==> flow/design.v <==
    `timescale 1ns / 1ps
    module chip8_cpu (
        input wire clk,
        input wire reset,
        input wire [7:0] mem_data_in,
        input wire [15:0] key_pressed,
        output reg mem_read,
        output reg [11:0] mem_addr_out,
        output reg [7:0] mem_data_out,
        output reg mem_write
    );
        reg [11:0]    pc;
        reg [11:0]    I;
        reg [7:0]     V[0:15];
        reg [15:0]    opcode;
        reg [3:0]     state;
        reg [3:0]     pc_data;
        reg [11:0]    stack[0:15];
        reg [7:0]     opcode_fh;
        reg [7:0]     opcode_sh;
        reg [7:0]     delay_timer,sound_timer; 
        reg [20:0]    one_hz;
        reg [3:0]     i;
        reg [15:0]    lfsr;       
        reg [1:0]     bcd_step;   
        wire [7:0]    vx = V[opcode[11:8]];
        wire [7:0]    vy = V[opcode[7:4]];
        wire [8:0]    add_xy = {1'b0, vx} + {1'b0, vy};
        wire [7:0]    bcd_h = vx / 8'd100;
        wire [7:0]    bcd_t = (vx / 8'd10) % 8'd10;
        wire [7:0]    bcd_o = vx % 8'd10;
        reg  [3:0]    key_idx;
        integer       k;
        always @(*) begin
            key_idx = 4'd0;
            for (k = 15; k >= 0; k = k - 1)
                if (key_pressed[k]) key_idx = k[3:0];
        end
        localparam FETCH1 = 0;
        localparam FETCH1_WAIT = 1;
        localparam FETCH2 = 2;
        localparam FETCH2_WAIT = 3;
        localparam LASTFETCH = 4;
        localparam EXECUTE = 5;
        localparam LASTFETCH_WAIT = 6;
        localparam STORE = 7;
        localparam RETRIEVE = 8;
        localparam RETRIEVE_WAIT = 9;
        localparam RETRIEVE_WAIT2 = 10;
        localparam BCD = 11;
        localparam KEYWAIT = 12;
        always @(posedge clk or posedge reset) begin
            if(reset) begin
                pc <= 12'h200;
                state <= FETCH1;
                opcode <= 0;
                I <= 12'd0;
                opcode_fh <= 0;
                opcode_sh <= 0;
                mem_read <= 0;
                mem_write <= 0;
                delay_timer <= 0;
                pc_data <= 0;
                one_hz <= 0;
                sound_timer <= 0;
                lfsr <= 16'hACE1;
                bcd_step <= 0;
            end else begin
                if (one_hz == 833333) begin  
                    one_hz <= 0;
                    if (delay_timer > 0)
                        delay_timer <= delay_timer - 1;
                    if (sound_timer > 0)
                        sound_timer <= sound_timer - 1;
                end else begin
                    one_hz <= one_hz + 1;
                end
                mem_read <= 0;
                mem_write <= 0;
            case(state)
                FETCH1: begin
                    mem_addr_out <= pc;
                    mem_read <= 1;
                    state <= FETCH1_WAIT;
                end
                FETCH1_WAIT: begin
                    state <= FETCH2;
                end
                FETCH2: begin
                    opcode_fh <= mem_data_in;
                    mem_addr_out <= pc + 1;
                    mem_read <= 1;
                    state <= FETCH2_WAIT;
                end
                FETCH2_WAIT: begin
                    state <= LASTFETCH;
                end
                LASTFETCH: begin
                    opcode_sh <= mem_data_in;
                    state <= LASTFETCH_WAIT;
                end 
                LASTFETCH_WAIT: begin
                    opcode <= {opcode_fh, opcode_sh};
                    state <= EXECUTE;
                end
                EXECUTE: begin
                    pc <= pc + 2;
                    state <= FETCH1;
                    case(opcode[15:12])                     
                        4'h6: begin
                            V[opcode[11:8]] <= opcode[7:0];
                        end
                        4'h7: begin
                            V[opcode[11:8]] <= V[opcode[11:8]] + opcode[7:0];
                        end
                        4'h1: begin
                            pc <= opcode[11:0];
                        end 
                        4'h2: begin
                            stack[pc_data] <= pc + 2;
                            pc <= opcode[11:0];
                            pc_data <= pc_data + 1;
                        end
                        4'h9: begin
                            if (vx != vy)
                                pc <= pc + 4;
                        end
                        4'h5: begin
                            if (vx == vy)
                                pc <= pc + 4;
                        end
                        4'h3: begin
                            if (vx == opcode[7:0])
                                pc <= pc + 4;
                        end
                        4'h4: begin
                            if (vx != opcode[7:0])
                                pc <= pc + 4;
                        end
                        4'h8: begin
                            case(opcode[3:0])
                                4'h0: V[opcode[11:8]] <= vy;
                                4'h1: V[opcode[11:8]] <= vx | vy;
                                4'h2: V[opcode[11:8]] <= vx & vy;
                                4'h3: V[opcode[11:8]] <= vx ^ vy;
                                4'h4: begin
                                    V[opcode[11:8]] <= add_xy[7:0];
                                    V[15] <= {7'd0, add_xy[8]};
                                end
                                4'h5: begin
                                    V[opcode[11:8]] <= vx - vy;
                                    V[15] <= {7'd0, vx >= vy};
                                end
                                4'h6: begin
                                    V[opcode[11:8]] <= vx >> 1;
                                    V[15] <= {7'd0, vx[0]};
                                end 
                                4'h7: begin
                                    V[opcode[11:8]] <= vy - vx;
                                    V[15] <= {7'd0, vy >= vx};
                                end
                                4'hE: begin
                                    V[opcode[11:8]] <= vx << 1;
                                    V[15] <= {7'd0, vx[7]};
                                end
                                default: ;
                            endcase
                        end
                        4'hA: begin 
                            I <= opcode[11:0];
                        end
                        4'hB: begin
                            pc <= opcode[11:0] + {4'd0, V[0]};
                        end
                        4'hC: begin
                            V[opcode[11:8]] <= opcode[7:0] & lfsr[7:0];
                            lfsr <= {lfsr[14:0], lfsr[15] ^ lfsr[13] ^ lfsr[12] ^ lfsr[10]};
                        end
                        4'hE: begin
                            case(opcode[7:0])
                                8'h9E: begin
                                    if (key_pressed[vx[3:0]])
                                        pc <= pc + 4;
                                end
                                8'hA1: begin
                                    if (key_pressed[vx[3:0]] != 1)
                                        pc <= pc + 4;
                                end
                                default: ;
                            endcase        
                        end    
                        4'hF: begin
                            case(opcode[7:0])
                                8'h07: begin
                                    V[opcode[11:8]] <= delay_timer;
                                end
                                8'h0A: begin
                                    pc <= pc;
                                    state <= KEYWAIT;
                                end
                                8'h15: begin
                                    delay_timer <= V[opcode[11:8]];
                                end
                                8'h18: begin
                                    sound_timer <= V[opcode[11:8]];
                                end
                                8'h1E: begin
                                    I <= I + V[opcode[11:8]];
                                end
                                8'h29: begin
                                    I <= {8'd0, vx[3:0]} * 12'd5;
                                end
                                8'h33: begin
                                    pc <= pc;
                                    bcd_step <= 0;
                                    state <= BCD;
                                end
                                8'h55: begin
                                    pc <= pc;
                                    i <= 0;
                                    state <= STORE;
                                end
                                8'h65: begin
                                    pc <= pc;
                                    i <= 0;
                                    state <= RETRIEVE;
                                end 
                                default: ;
                            endcase
                        end
                        4'hD: begin    
                        end
                        4'h0: begin
                            if (opcode[11:0] == 12'h0EE) begin
                                pc <= stack[pc_data - 1];
                                pc_data <= pc_data - 1;
                            end
                        end
                        default: ;
                    endcase 
                end
                STORE: begin 
                    mem_addr_out <= I + i;
                    mem_data_out <= V[i];
                    mem_write <= 1;
                    if (i == opcode[11:8]) begin
                        pc <= pc + 2;
                        state <= FETCH1;
                    end else begin
                        i <= i+1;
                        state <= STORE;
                    end
                end
                RETRIEVE: begin
                    mem_addr_out <= I + i;
                    mem_read <= 1;
                    state <= RETRIEVE_WAIT;
                end
                RETRIEVE_WAIT: begin
                    state <= RETRIEVE_WAIT2;
                end
                RETRIEVE_WAIT2: begin
                  V[i] <= mem_data_in;
                  if (i == opcode[11:8]) begin
                      pc <= pc + 2;
                      state <= FETCH1;
                  end else begin
                      i <= i + 1;
                      state <= RETRIEVE;
                  end
                end
                BCD: begin
                    mem_addr_out <= I + bcd_step;
                    mem_data_out <= (bcd_step == 0) ? bcd_h : (bcd_step == 1) ? bcd_t : bcd_o;
                    mem_write <= 1;
                    if (bcd_step == 2) begin
                        pc <= pc + 2;
                        state <= FETCH1;
                    end else begin
                        bcd_step <= bcd_step + 1;
                    end
                end
                KEYWAIT: begin
                    if (key_pressed != 16'd0) begin
                        V[opcode[11:8]] <= {4'd0, key_idx};
                        pc <= pc + 2;
                        state <= FETCH1;
                    end
                end
                default: state <= FETCH1;
            endcase
          end
        end
    endmodule
# ---- From RTL to reports: chip8_cpu
# Module chip8_cpu before and after one edit of its RTL, step after step.
# "orig" refers to lines of the RTL above, "edited" to lines of the edited file.
# "change": "edited" minus "orig" as printed here.
# Cell names lack the library's common part.
# A cell with -- has no value.
dict set report design {
  top {chip8_cpu}
  clk_port {clk}
  lib {sky130hd}
  lib_corner {tt_025C_1v80}
}

# ---- The edit
# The edit as a unified diff against the file above.
# This change comes from a script, not from a designer. The edited design behaves differently; no optimisation was intended.
# begin of diff
@@ -25,5 +25,5 @@
         reg [1:0]     bcd_step;   
         wire [7:0]    vx = V[opcode[11:8]];
-        wire [7:0]    vy = V[opcode[7:4]];
+        wire [6:0]    vy = V[opcode[7:4]];
         wire [8:0]    add_xy = {1'b0, vx} + {1'b0, vy};
         wire [7:0]    bcd_h = vx / 8'd100;
# end of diff

# ---- After elaboration
# Source: Yosys, flattened and elaborated. Widths are those after wreduce. Registers that Yosys merges into a memory's read port (data or address) are not register bits. Print and check cells do not count.
# item orig edited change
set word_totals {}
lappend word_totals {ff_bits 457 457 0}
lappend word_totals {latch_bits 0 0 0}
lappend word_totals {mem_bits_ro 0 0 0}
lappend word_totals {mem_bits_rw 0 0 0}
lappend word_totals {clocked_rd_ports_x_width 0 0 0}
lappend word_totals {n_memories 0 0 0}
# item orig edited change
set op_classes {}
lappend op_classes {reduce_and_logical 66 66 0}
lappend op_classes {add_sub_neg 17 17 0}
lappend op_classes {logic 8 8 0}
lappend op_classes {mux 385 385 0}
lappend op_classes {equal 377 377 0}
lappend op_classes {shift 1 1 0}
lappend op_classes {compare 3 3 0}
lappend op_classes {n_div 4 4 0}
lappend op_classes {multipliers 1 1 0}
# op orig edited change
set op_table {}
lappend op_table {{>= comparator 8 bit} 2 0 -2}
lappend op_table {{subtractor 8 bit} 2 0 -2}
lappend op_table {{parallel mux 8 bit (select 16 bit)} 3 2 -1}
lappend op_table {{AND 8 bit} 2 1 -1}
lappend op_table {{== test 8 bit} 2 1 -1}
lappend op_table {{!= test 8 bit} 2 1 -1}
lappend op_table {{adder 8 x 8 -> 9 bit} 1 0 -1}
lappend op_table {{bitwise OR 8 bit} 1 0 -1}
lappend op_table {{bitwise XOR 8 bit} 1 0 -1}
lappend op_table {{adder 8 x 7 -> 9 bit} 0 1 1}
lappend op_table {{AND 8 x 7 -> 8 bit} 0 1 1}
lappend op_table {{== test 8 x 7 -> 1 bit} 0 1 1}
lappend op_table {{>= comparator 7 x 8 -> 1 bit} 0 1 1}
lappend op_table {{>= comparator 8 x 7 -> 1 bit} 0 1 1}
lappend op_table {{!= test 8 x 7 -> 1 bit} 0 1 1}
lappend op_table {{bitwise OR 8 x 7 -> 8 bit} 0 1 1}
lappend op_table {{parallel mux 7 bit (select 16 bit)} 0 1 1}
lappend op_table {{subtractor 7 x 8 -> 8 bit} 0 1 1}
lappend op_table {{subtractor 8 x 7 -> 8 bit} 0 1 1}
lappend op_table {{bitwise XOR 8 x 7 -> 8 bit} 0 1 1}
lappend op_table {{2-to-1 mux 8 bit} 279 279 0}
lappend op_table {{!= test 4 bit (second input constant)} 139 139 0}
lappend op_table {{!= test 3 bit (second input constant)} 67 67 0}
lappend op_table {{== test 4 bit (second input constant)} 53 53 0}
lappend op_table {{!= test 2 bit (second input constant)} 40 40 0}
lappend op_table {{== test 4 x 3 -> 1 bit (second input constant)} 32 32 0}
lappend op_table {{2-to-1 mux 4 bit} 24 24 0}
lappend op_table {{AND reduction 4 bit} 17 17 0}
# Not every row of either side is listed.

# ---- Longest topological paths
# Depth = most cells in a row (Yosys ltp): at word level without a register or memory, in the mapped netlist without a sequential cell, where the memories' decode and read muxes count.
# item orig edited change
set logic_depth {}
lappend logic_depth {word_depth 19 19 0}
lappend logic_depth {abc_area 0 0 --}
lappend logic_depth {mapped_depth 59 68 9}
lappend logic_depth {depth_no_buf 56 61 5}

# ---- Netlist
# Source: synth_stat.txt of the flow (Yosys; design flattened, memories mapped). It holds for the ABC_AREA given above (unset counts as 0); a run with the other value may have another netlist.
# cell_type orig edited change
set types {}
lappend types {nor2_1 209 238 29}
lappend types {nand3_1 87 64 -23}
lappend types {nand2_1 252 236 -16}
lappend types {a221oi_1 63 79 16}
lappend types {nand2b_1 23 36 13}
lappend types {a211oi_1 9 22 13}
lappend types {inv_1 87 76 -11}
lappend types {mux2_2 53 63 10}
lappend types {nor2b_1 31 41 10}
lappend types {o21ai_0 180 171 -9}
lappend types {a21oi_1 145 153 8}
lappend types {xnor2_1 72 64 -8}
lappend types {buf_6 4 12 8}
lappend types {o32ai_1 1 9 8}
lappend types {and3_1 35 28 -7}
lappend types {o21bai_1 21 14 -7}
lappend types {a311oi_1 11 4 -7}
lappend types {or2_2 4 11 7}
# Not every row of either side is listed.
# item orig edited change
set synth_totals {}
lappend synth_totals {cells 2738 2721 -17}
lappend synth_totals {flip_flops 466 466 0}
lappend synth_totals {area_um2 28250.8 27968.1 -282.7}

# ---- Worst setup path after synthesis
# OpenSTA on the mapped netlist: ideal clock, no wires. The path of least setup slack (recovery checks aside). Input and output delay are each 20% of the period. Register names are those of the netlist, which keeps one name where synthesis merged equal registers.
# item orig edited change
set synth_path {}
lappend synth_path {path_kind {register to register} {register to register} --}
lappend synth_path {start {register opcode[8]} {register opcode[8]} --}
lappend synth_path {end {register mem_data_out[2]} {register mem_data_out[5]} --}
lappend synth_path {clock_period_ns 12.0 12.0 0.0}
lappend synth_path {driving_pins 55 65 10}
lappend synth_path {arrival_time_ns 10.938 11.096 0.158}
lappend synth_path {setup_time_ns 0.261 0.275 0.014}
lappend synth_path {t_first_pin_ns 0.000 0.000 0.000}
lappend synth_path {path_delay_ns 11.199 11.371 0.172}
lappend synth_path {slack_ns 0.801 0.629 -0.172}
lappend synth_path {n_path_buf 2 7 5}
lappend synth_path {synth_period_reached_ns 11.199 11.371 0.172}
# "path_delay_ns" = arrival - input delay + setup time.
# "driving_pins" counts driving pins, that of a launching flip-flop among them; a cell with two outputs on the path counts twice.
# "synth_period_reached_ns" = period - worst setup slack (recovery checks aside). The figure is calculated, with input and output delays left at 20% of the set period.
# Between the ends stands the longest chain of elaborated cells between them, by number of cells; it is not shown to be the way that was timed. Of several equally long chains one is given.
# A line is the first line of the expression or statement that the cell stems from. Yosys adds cells for indexed reads and writes and turns some case tables into memories.
dict set report synth_between_orig {
  cell_sequence {dfrtp_1 -> buf_4 -> nand2_1 -> nor3_1 -> or4_1 -> o32a_4 -> buf_2 -> ha_1 -> nand3_1 -> nor4b_2 -> a21oi_2 -> mux2i_4 -> ha_1 -> o21ai_0 -> a21oi_1 -> mux2i_1 -> ha_1 -> o21a_1 -> (+19 left out) -> a31o_2 -> o31ai_2 -> xnor2_1 -> mux2_2 -> ha_1 -> nand2_1 -> nor3b_1 -> mux2i_1 -> nor2b_1 -> o311a_1 -> a211o_1 -> nor4_4 -> or3_1 -> nand2_1 -> inv_2 -> ha_1 -> a21o_1 -> a221o_1}
  elab_chain_cells 7
}
# item line_no
set synth_lines_orig {}
lappend synth_lines_orig {{start: declaration} 15} ;# reg [15:0]    opcode;
lappend synth_lines_orig {{start: assignment} 56} ;# opcode <= 0;
lappend synth_lines_orig {{start: assignment} 103} ;# opcode <= {opcode_fh, opcode_sh};
lappend synth_lines_orig {{== test 4 bit} 26} ;# wire [7:0]    vx = V[opcode[11:8]];
lappend synth_lines_orig {{parallel mux 8 bit (select 16 bit)} 26}
lappend synth_lines_orig {{divider 8 x 4 -> 8 bit} 30} ;# wire [7:0]    bcd_t = (vx / 8'd10) % 8'd10;
lappend synth_lines_orig {{modulo 8 x 4 -> 8 bit} 30}
lappend synth_lines_orig {{2-to-1 mux 8 bit (2 in a row)} 274} ;# mem_data_out <= (bcd_step == 0) ? bcd_h : (bcd_step == 1) ? bcd_t : bcd_o;
lappend synth_lines_orig {{parallel mux 8 bit (select 2 bit)} 80} ;# case(state)
lappend synth_lines_orig {{end: assignment} 244} ;# mem_data_out <= V[i];
lappend synth_lines_orig {{end: assignment} 274}
lappend synth_lines_orig {{end: declaration} 9} ;# output reg [7:0] mem_data_out,
dict set report synth_between_edited {
  cell_sequence {dfrtp_1 -> buf_6 -> buf_6 -> buf_6 -> and4bb_1 -> a311oi_1 -> a211oi_1 -> o22ai_2 -> buf_4 -> inv_1 -> clkbuf_1 -> ha_1 -> nand3_1 -> nor4_1 -> a21o_1 -> nor2_1 -> ha_1 -> o21a_1 -> (+29 left out) -> nand2b_1 -> clkbuf_1 -> nor2_1 -> a21oi_1 -> ha_1 -> or4b_2 -> a221o_1 -> o21ai_0 -> inv_1 -> a311oi_2 -> a31oi_1 -> o211ai_2 -> a21o_1 -> inv_1 -> ha_1 -> o21a_1 -> o221ai_1 -> o311ai_2}
  elab_chain_cells 7
}
# item line_no
set synth_lines_edited {}
lappend synth_lines_edited {{start: declaration} 15} ;# reg [15:0]    opcode;
lappend synth_lines_edited {{start: assignment} 56} ;# opcode <= 0;
lappend synth_lines_edited {{start: assignment} 103} ;# opcode <= {opcode_fh, opcode_sh};
lappend synth_lines_edited {{== test 4 bit} 26} ;# wire [7:0]    vx = V[opcode[11:8]];
lappend synth_lines_edited {{parallel mux 8 bit (select 16 bit)} 26}
lappend synth_lines_edited {{divider 8 x 4 -> 8 bit} 30} ;# wire [7:0]    bcd_t = (vx / 8'd10) % 8'd10;
lappend synth_lines_edited {{modulo 8 x 4 -> 8 bit} 30}
lappend synth_lines_edited {{2-to-1 mux 8 bit (2 in a row)} 274} ;# mem_data_out <= (bcd_step == 0) ? bcd_h : (bcd_step == 1) ? bcd_t : bcd_o;
lappend synth_lines_edited {{parallel mux 8 bit (select 2 bit)} 80} ;# case(state)
lappend synth_lines_edited {{end: assignment} 244} ;# mem_data_out <= V[i];
lappend synth_lines_edited {{end: assignment} 274}
lappend synth_lines_edited {{end: declaration} 9} ;# output reg [7:0] mem_data_out,

# ---- Worst path after layout
# From the final timing report of the runs of set A: the path of least setup slack in the routed layout; clock arrival at registers is part of the times.
# item orig edited change
set layout_path {}
lappend layout_path {path_kind {register to register} {register to register} --}
lappend layout_path {start {register opcode[8]} {register opcode[10]} --}
lappend layout_path {end {register mem_data_out[2]} {register mem_data_out[5]} --}
lappend layout_path {clock_period_ns 12.0 12.0 0.0}
lappend layout_path {t_first_pin_ns 0.58 0.65 0.07}
lappend layout_path {n_path_buf 1 2 1}
lappend layout_path {driving_pins 55 60 5}
lappend layout_path {slack_ns 0.54 0.46 -0.08}
lappend layout_path {setup_time_ns 0.25 0.27 0.02}
lappend layout_path {arrival_time_ns 11.84 11.89 0.05}
# Between the ends stands the longest chain of elaborated cells between them, by number of cells; it is not shown to be the way that was timed. Of several equally long chains one is given.
dict set report layout_between_orig {
  cell_sequence {dfrtp_4 -> buf_4 -> a21oi_1 -> a2111oi_0 -> or4_1 -> o32a_4 -> ha_1 -> nand3_1 -> nor4b_4 -> a21o_1 -> nor2_1 -> ha_1 -> o21a_1 -> o21ai_1 -> a21oi_2 -> mux2i_2 -> ha_1 -> o21a_1 -> (+19 left out) -> a31o_2 -> o31ai_2 -> xnor2_1 -> mux2_2 -> ha_1 -> nand2_1 -> nor3b_4 -> mux2i_1 -> nor2b_1 -> o311a_1 -> a211o_1 -> nor4_4 -> or3_1 -> nand2_2 -> inv_2 -> ha_1 -> a21o_1 -> a221o_1}
  elab_chain_cells 7
}
# item line_no
set layout_lines_orig {}
lappend layout_lines_orig {{start: declaration} 15} ;# reg [15:0]    opcode;
lappend layout_lines_orig {{start: assignment} 56} ;# opcode <= 0;
lappend layout_lines_orig {{start: assignment} 103} ;# opcode <= {opcode_fh, opcode_sh};
lappend layout_lines_orig {{== test 4 bit} 26} ;# wire [7:0]    vx = V[opcode[11:8]];
lappend layout_lines_orig {{parallel mux 8 bit (select 16 bit)} 26}
lappend layout_lines_orig {{divider 8 x 4 -> 8 bit} 30} ;# wire [7:0]    bcd_t = (vx / 8'd10) % 8'd10;
lappend layout_lines_orig {{modulo 8 x 4 -> 8 bit} 30}
lappend layout_lines_orig {{2-to-1 mux 8 bit (2 in a row)} 274} ;# mem_data_out <= (bcd_step == 0) ? bcd_h : (bcd_step == 1) ? bcd_t : bcd_o;
lappend layout_lines_orig {{parallel mux 8 bit (select 2 bit)} 80} ;# case(state)
lappend layout_lines_orig {{end: assignment} 244} ;# mem_data_out <= V[i];
lappend layout_lines_orig {{end: assignment} 274}
lappend layout_lines_orig {{end: declaration} 9} ;# output reg [7:0] mem_data_out,
dict set report layout_between_edited {
  cell_sequence {dfrtp_2 -> buf_4 -> buf_4 -> mux2i_2 -> o32ai_2 -> or4_4 -> o22a_4 -> ha_1 -> nand3_2 -> nor4_4 -> a21o_1 -> nor2_1 -> ha_1 -> o21a_1 -> o21ai_2 -> a21o_1 -> mux2i_2 -> ha_1 -> (+24 left out) -> o21ai_1 -> nand2b_1 -> nand2_1 -> xnor2_1 -> ha_1 -> or4b_2 -> a221o_1 -> o21ai_2 -> inv_2 -> a311oi_4 -> a31oi_2 -> o211ai_2 -> a21o_1 -> inv_1 -> ha_1 -> o21a_1 -> o221ai_2 -> o311ai_2}
  elab_chain_cells 7
}
# item line_no
set layout_lines_edited {}
lappend layout_lines_edited {{start: declaration} 15} ;# reg [15:0]    opcode;
lappend layout_lines_edited {{start: assignment} 56} ;# opcode <= 0;
lappend layout_lines_edited {{start: assignment} 103} ;# opcode <= {opcode_fh, opcode_sh};
lappend layout_lines_edited {{== test 4 bit} 26} ;# wire [7:0]    vx = V[opcode[11:8]];
lappend layout_lines_edited {{parallel mux 8 bit (select 16 bit)} 26}
lappend layout_lines_edited {{divider 8 x 4 -> 8 bit} 30} ;# wire [7:0]    bcd_t = (vx / 8'd10) % 8'd10;
lappend layout_lines_edited {{modulo 8 x 4 -> 8 bit} 30}
lappend layout_lines_edited {{2-to-1 mux 8 bit (2 in a row)} 274} ;# mem_data_out <= (bcd_step == 0) ? bcd_h : (bcd_step == 1) ? bcd_t : bcd_o;
lappend layout_lines_edited {{parallel mux 8 bit (select 2 bit)} 80} ;# case(state)
lappend layout_lines_edited {{end: assignment} 244} ;# mem_data_out <= V[i];
lappend layout_lines_edited {{end: assignment} 274}
lappend layout_lines_edited {{end: declaration} 9} ;# output reg [7:0] mem_data_out,

# ---- Layout results
# Runs of the flow (Yosys, OpenROAD) on both versions; the two runs of a pair have the same settings. The constraints put input and output delay at 20% of the set period each and load the outputs with 0.01 pF.
dict set report flow_settings_set_A {
  CORE_UTILIZATION 40
  period_ns 12.0
  CAP_MARGIN 20
  CORE_MARGIN 2
  SLEW_MARGIN 20
}
# item orig edited change
set results_set_A {}
lappend results_set_A {holdWs_ns 0.343 0.347 0.004}
lappend results_set_A {achievedPeriod_ns 11.460 11.540 0.080}
lappend results_set_A {final_setup_tns_ns 0.000 0.000 0.000}
lappend results_set_A {total_power_mw 4.958 5.172 0.214}
lappend results_set_A {dieArea_um2 72767.8 72052.0 -715.8}
lappend results_set_A {finish.utilization_pct 45.8 46.3 0.5}
lappend results_set_A {worstSetupSlack_ns 0.540 0.460 -0.080}
lappend results_set_A {synth_chip_area_um2 28250.8 27968.1 -282.7}
lappend results_set_A {finalCellArea_um2 32074.5 31889.3 -185.2}
# "achievedPeriod_ns": clock period set for the run, less the worst setup slack. It is reckoned from that one timing run; input and output delays stay at 20% of the period that was set.
# By "total_power_mw" is meant OpenSTA's value without simulated activity: inputs other than the clock are taken to toggle once in ten clock periods, and the tool carries that through the logic.
